==> flow/design.v <==
module reflex_core (
    input wire clk,                   
    input wire rst_n,                 
    input wire signed [15:0] z_pos,   
    input wire signed [15:0] z_vel,   
    input wire signed [15:0] kp_gain,
    input wire signed [15:0] kd_gain,
    input wire signed [15:0] vel_threshold,  
    output reg signed [15:0] u_out,   
    output reg guardian_active        
);
    reg signed [31:0] p_term;
    reg signed [31:0] d_term;
    reg signed [31:0] raw_sum;
    localparam signed [15:0] MAX_OUT = 16'd2000;   
    localparam signed [15:0] MIN_OUT = -16'd2000;  
    always @(posedge clk or negedge rst_n) begin
        if (!rst_n) begin
            u_out <= 16'd0;
            guardian_active <= 1'b0;
            p_term <= 32'd0;
            d_term <= 32'd0;
        end else begin
            if (($signed(z_vel) > $signed(vel_threshold)) || 
                ($signed(z_vel) < -$signed(vel_threshold))) begin
                guardian_active <= 1'b1;
                d_term <= z_vel * (kd_gain <<< 1); 
            end else begin
                guardian_active <= 1'b0;
                d_term <= z_vel * kd_gain;
            end
            p_term <= z_pos * kp_gain;  
            raw_sum = -(p_term + d_term); 
            if (raw_sum > MAX_OUT) 
                u_out <= MAX_OUT;
            else if (raw_sum < MIN_OUT) 
                u_out <= MIN_OUT;
            else
                u_out <= raw_sum[15:0];  
        end
    end
endmodule
Reports on reflex_core
What the tools print for reflex_core, step after step.
Lines are those of the file above, counted from 1.
Operators: Yosys type, input widths -> output width; for muxes data width and select width s.
Library cell names are shortened.
The mark n/a stands for no value.
- design top: reflex_core
- clock input: clk
- cell library: sky130hd
- library corner: tt_025C_1v80

Word level
Yosys after proc, flatten, opt, wreduce and memory -nomap, before mapping. Enables and synchronous resets that opt folds into registers are not counted as muxes. Memory bits, and registers merged into a memory's read port (data or address), are not among the register bits. Print and check cells are not counted.
- noted bits of input ports: 82
- flip-flop bits (word level) at 81
- output and inout bits at 17
- noted cells after elaboration: 19
- order comparisons: 4
- noted multiply operators: 3
- reduce/logical cells: 1
- mux-type cells at 4
- noted $add $sub $neg: 3
- operators by type and width (operator ; number):
    $mul 16x16->32 ; 2
    $mul 16x16->31 ; 1
    $gt 32x12->1 const B ; 1
    $lt 32x12->1 const B ; 1
    $add 32x32->32 ; 1
    $neg 32->32 ; 1
    $mux 32 ; 1
    $mux 16 ; 2
    $gt 16x16->1 ; 1
    $lt 16x16->1 ; 1
    $neg 16->16 ; 1
    $logic_or 1x1->1 ; 1
    $mux 1 ; 1

Longest topological paths
Yosys ltp: most cells in a row. Word level: on the elaborated netlist, between registers, memories and ports. Mapped: between sequential cells and ports; inverters and the memories' decode and read muxes count.
- depth after elaboration: 5
- ABC_AREA at 0
- noted depth in mapped cells: 25
- gate-level depth less buffers: 24

After synthesis
The flow's flattened synthesis, as Yosys stat reports it; memories are mapped. The netlist is that of the ABC_AREA named above (0 if unset); the other value can give another one.
- cells by type (type ; number ; area in all (um^2)):
    fa_1 ; 525 ; 1.05E+04
    ha_1 ; 257 ; 3.22E+03
    inv_1 ; 698 ; 2.62E+03
    dfrtp_1 ; 81 ; 2.03E+03
    and2_1 ; 236 ; 1.48E+03
    nand2_1 ; 321 ; 1.2E+03
    xnor2_1 ; 76 ; 665.638
    a21oi_1 ; 74 ; 370.355
    nor2_1 ; 87 ; 326.563
    o21ai_0 ; 56 ; 280.269
    a21o_1 ; 37 ; 277.766
    clkbuf_1 ; 74 ; 277.766
    xor2_1 ; 25 ; 218.96
    o21a_1 ; 23 ; 172.666
    nand2b_1 ; 25 ; 156.4
    mux2_2 ; 12 ; 135.13
    nor3_1 ; 25 ; 125.12
    nand3_1 ; 23 ; 115.11
Other cell types: 61; their cells: 214.
- standard cells after synthesis: 2869
- noted sequential part of the area: 2026.9 um^2
- chip area (Yosys) at 25879.8 um^2
- buffer cells at 81
- flip-flops: 81

Timing after synthesis
OpenSTA on the mapped netlist: ideal clock, no wires. The path of least setup slack (recovery checks aside). Input and output delay are each 20% of the period. Register names are those of the netlist, which keeps one name where synthesis merged equal registers.
- path kind: input port to flip-flop
- start: in z_vel[15]
- end: reg d_term[30]
- path buffers: 2
- noted time at the first pin: 1.600 ns
- stages: 22
- data arrival time at 7.469 ns
- path delay at 5.994 ns
- clock period at 8.0 ns
- required time at 7.875 ns
- setup time: 0.125 ns
- path slack: 0.406 ns
- external input delay: 1.600 ns
- noted period reached after synthesis: 7.594 ns
"path delay" is the arrival time less input delay plus setup time.
"stages" counts driving pins, that of a launching flip-flop among them; a cell with two outputs on the path counts twice.
"period reached after synthesis" is the clock period less the worst setup slack; recovery checks do not enter. This is arithmetic on one report: input and output delays are still those of the set period (20% each).
Between the ends stands the longest chain of elaborated cells between them, by number of cells; it is not shown to be the way that was timed. Of several equally long chains one is given.
Each line given opens the expression or statement behind the cell; cells for indexed reads and writes are added by Yosys, which also makes memories of some case tables.
A register here has more assigning lines than the two given.
- path through: clkbuf_1 nand2_1 inv_1 fa_1 fa_1 fa_1 fa_1 fa_1 inv_1 fa_1 inv_1 ha_1 clkbuf_1 and3_1 nand3_1 inv_1 o211ai_1 a311oi_1 a21o_1 a21oi_1 xnor2_1 mux2_2
- length of the longest elaborated chain at 3
- elaborated cells between the ends (all ways): 6
- source lines of those cells at 4
- classes of those cells: mul: 2; compare: 2; mux: 1; reduce/logical: 1
- RTL lines, path post-synthesis (element ; line ; RTL):
    start, declared ; 5 ; input wire signed [15:0] z_vel,
    $gt 16x16->1 ; 24 ; if (($signed(z_vel) > $signed(vel_threshold)) ||
    $logic_or 1x1->1 ; 24 ;
    $mux 32 ; 24 ;
    end, assigned ; 27 ; d_term <= z_vel * (kd_gain <<< 1);
    end, assigned ; 30 ; d_term <= z_vel * kd_gain;
    end, declared ; 13 ; reg signed [31:0] d_term;

Worst path after layout
Path of least setup slack in the final report of record 1 (OpenROAD, finished layout, wires in). Where an end is a register, its clock arrival counts in the times.
- path kind: input port to flip-flop
- start: in z_vel[5]
- end: reg d_term[31]
- path slack: -0.21 ns
- path buffers: 4
- stages: 27
- noted time at the first pin: 1.56 ns
- setup time: 0.11 ns
- required time at 8.02 ns
- data arrival time at 8.24 ns
- external input delay: 1.56 ns
- clock period at 7.78 ns
Between the ends stands the longest chain of elaborated cells between them, by number of cells; it is not shown to be the way that was timed. Of several equally long chains one is given.
A register here has more assigning lines than the two given.
- path through: clkdlybuf4s50_1 buf_4 nand2_1 fa_1 inv_1 fa_1 inv_1 fa_1 inv_1 fa_1 fa_1 inv_1 fa_1 inv_1 ha_1 nand4_1 nor2_1 nand3_1 a21oi_1 o211ai_1 buf_4 a311oi_1 buf_4 a41oi_1 mux2i_1 o221ai_1 and3_1
- length of the longest elaborated chain at 3
- elaborated cells between the ends (all ways): 6
- source lines of those cells at 4
- classes of those cells: mul: 2; compare: 2; mux: 1; reduce/logical: 1
- RTL lines, path post-layout (element ; line ; RTL):
    start, declared ; 5 ; input wire signed [15:0] z_vel,
    $gt 16x16->1 ; 24 ; if (($signed(z_vel) > $signed(vel_threshold)) ||
    $logic_or 1x1->1 ; 24 ;
    $mux 32 ; 24 ;
    end, assigned ; 27 ; d_term <= z_vel * (kd_gain <<< 1);
    end, assigned ; 30 ; d_term <= z_vel * kd_gain;
    end, declared ; 13 ; reg signed [31:0] d_term;

Settings and measured results of 5 stored flow runs for module reflex_core (sky130hd), not sorted in any way. The constraints put input and output delay at 20% of the set period each and load the outputs with 0.01 pF.
By "achieved clock period" is meant the clock period of the run minus its worst setup slack. This is arithmetic on one report: input and output delays are still those of the set period (20% each).
"time on the worst setup path" = time allowed to the worst setup path (clock period - input delay - output delay, where it has them) - its slack; a late launch clock adds to it, a late capture clock takes from it.

Record 1
Settings were CORE_UTILIZATION = 40; SETUP_SLACK_MARGIN = -0.58; period_ns = 7.78; CAP_MARGIN = 20; CORE_MARGIN = 2; SLEW_MARGIN = 20
- noted the synthesis area: 25879.8 um^2
- lowest hold slack: 0.771 ns
- worst setup slack after layout at -0.212 ns
- standard-cell area after routing at 30132.6 um^2
- time on the worst setup path: 6.44 ns
- critical path kind: input port to flip-flop
- post-route utilization: 46.9 %
- total die area: 66749.9 um^2
- total negative slack: -0.843 ns
- achieved clock period: 7.992 ns

Record 2
Settings were ABC_AREA = 0; CAP_MARGIN = 0; CELL_PAD_IN_SITES_DETAIL_PLACEMENT = 1; CORE_ASPECT_RATIO = 0.68; CORE_MARGIN = 9; CORE_UTILIZATION = 42; CTS_CLUSTER_DIAMETER = 108; GPL_ROUTABILITY_DRIVEN = 1; GPL_TIMING_DRIVEN = 0; HOLD_SLACK_MARGIN = 0.21; MAX_ROUTING_LAYER = met4; MIN_ROUTING_LAYER = met2; PLACE_DENSITY = 0.89; SETUP_SLACK_MARGIN = -0.39; SLEW_MARGIN = 10; TNS_END_PERCENT = 85; period_ns = 7.92
- incomplete, routing halted on GRT-0116

Record 3
Settings were CORE_UTILIZATION = 48; CTS_CLUSTER_SIZE = 21; GPL_ROUTABILITY_DRIVEN = 0; PLACE_DENSITY = 0.64; SETUP_SLACK_MARGIN = 0.71; TNS_END_PERCENT = 20; period_ns = 8.0; CAP_MARGIN = 20; CORE_MARGIN = 2; SLEW_MARGIN = 20
- time on the worst setup path: 5.60 ns
- critical path kind: input port to flip-flop
- total die area: 55790.4 um^2
- standard-cell area after routing at 30898.4 um^2
- noted the synthesis area: 25879.8 um^2
- worst setup slack after layout at 0.799 ns
- achieved clock period: 7.201 ns
- total negative slack: 0.000 ns
- lowest hold slack: 0.750 ns
- post-route utilization: 57.6 %

Record 4
Settings were ABC_AREA = 0; CAP_MARGIN = 0; CELL_PAD_IN_SITES_DETAIL_PLACEMENT = 1; CORE_ASPECT_RATIO = 1.78; CORE_MARGIN = 10; CORE_UTILIZATION = 62; CTS_CLUSTER_DIAMETER = 233; GPL_ROUTABILITY_DRIVEN = 1; GPL_TIMING_DRIVEN = 0; MAX_ROUTING_LAYER = met4; MIN_ROUTING_LAYER = met2; PLACE_DENSITY = 0.89; SETUP_SLACK_MARGIN = -0.39; SLEW_MARGIN = 10; TNS_END_PERCENT = 85; period_ns = 7.92
- incomplete, routing halted on GRT-0116

Record 5
Settings were CORE_UTILIZATION = 40; period_ns = 8.0; CAP_MARGIN = 20; CORE_MARGIN = 2; SLEW_MARGIN = 20
- noted the synthesis area: 25879.8 um^2
- standard-cell area after routing at 29967.5 um^2
- total negative slack: 0.000 ns
- lowest hold slack: 0.765 ns
- time on the worst setup path: 6.10 ns
- critical path kind: input port to flip-flop
- total die area: 66749.9 um^2
- achieved clock period: 7.702 ns
- worst setup slack after layout at 0.298 ns
- post-route utilization: 46.7 %
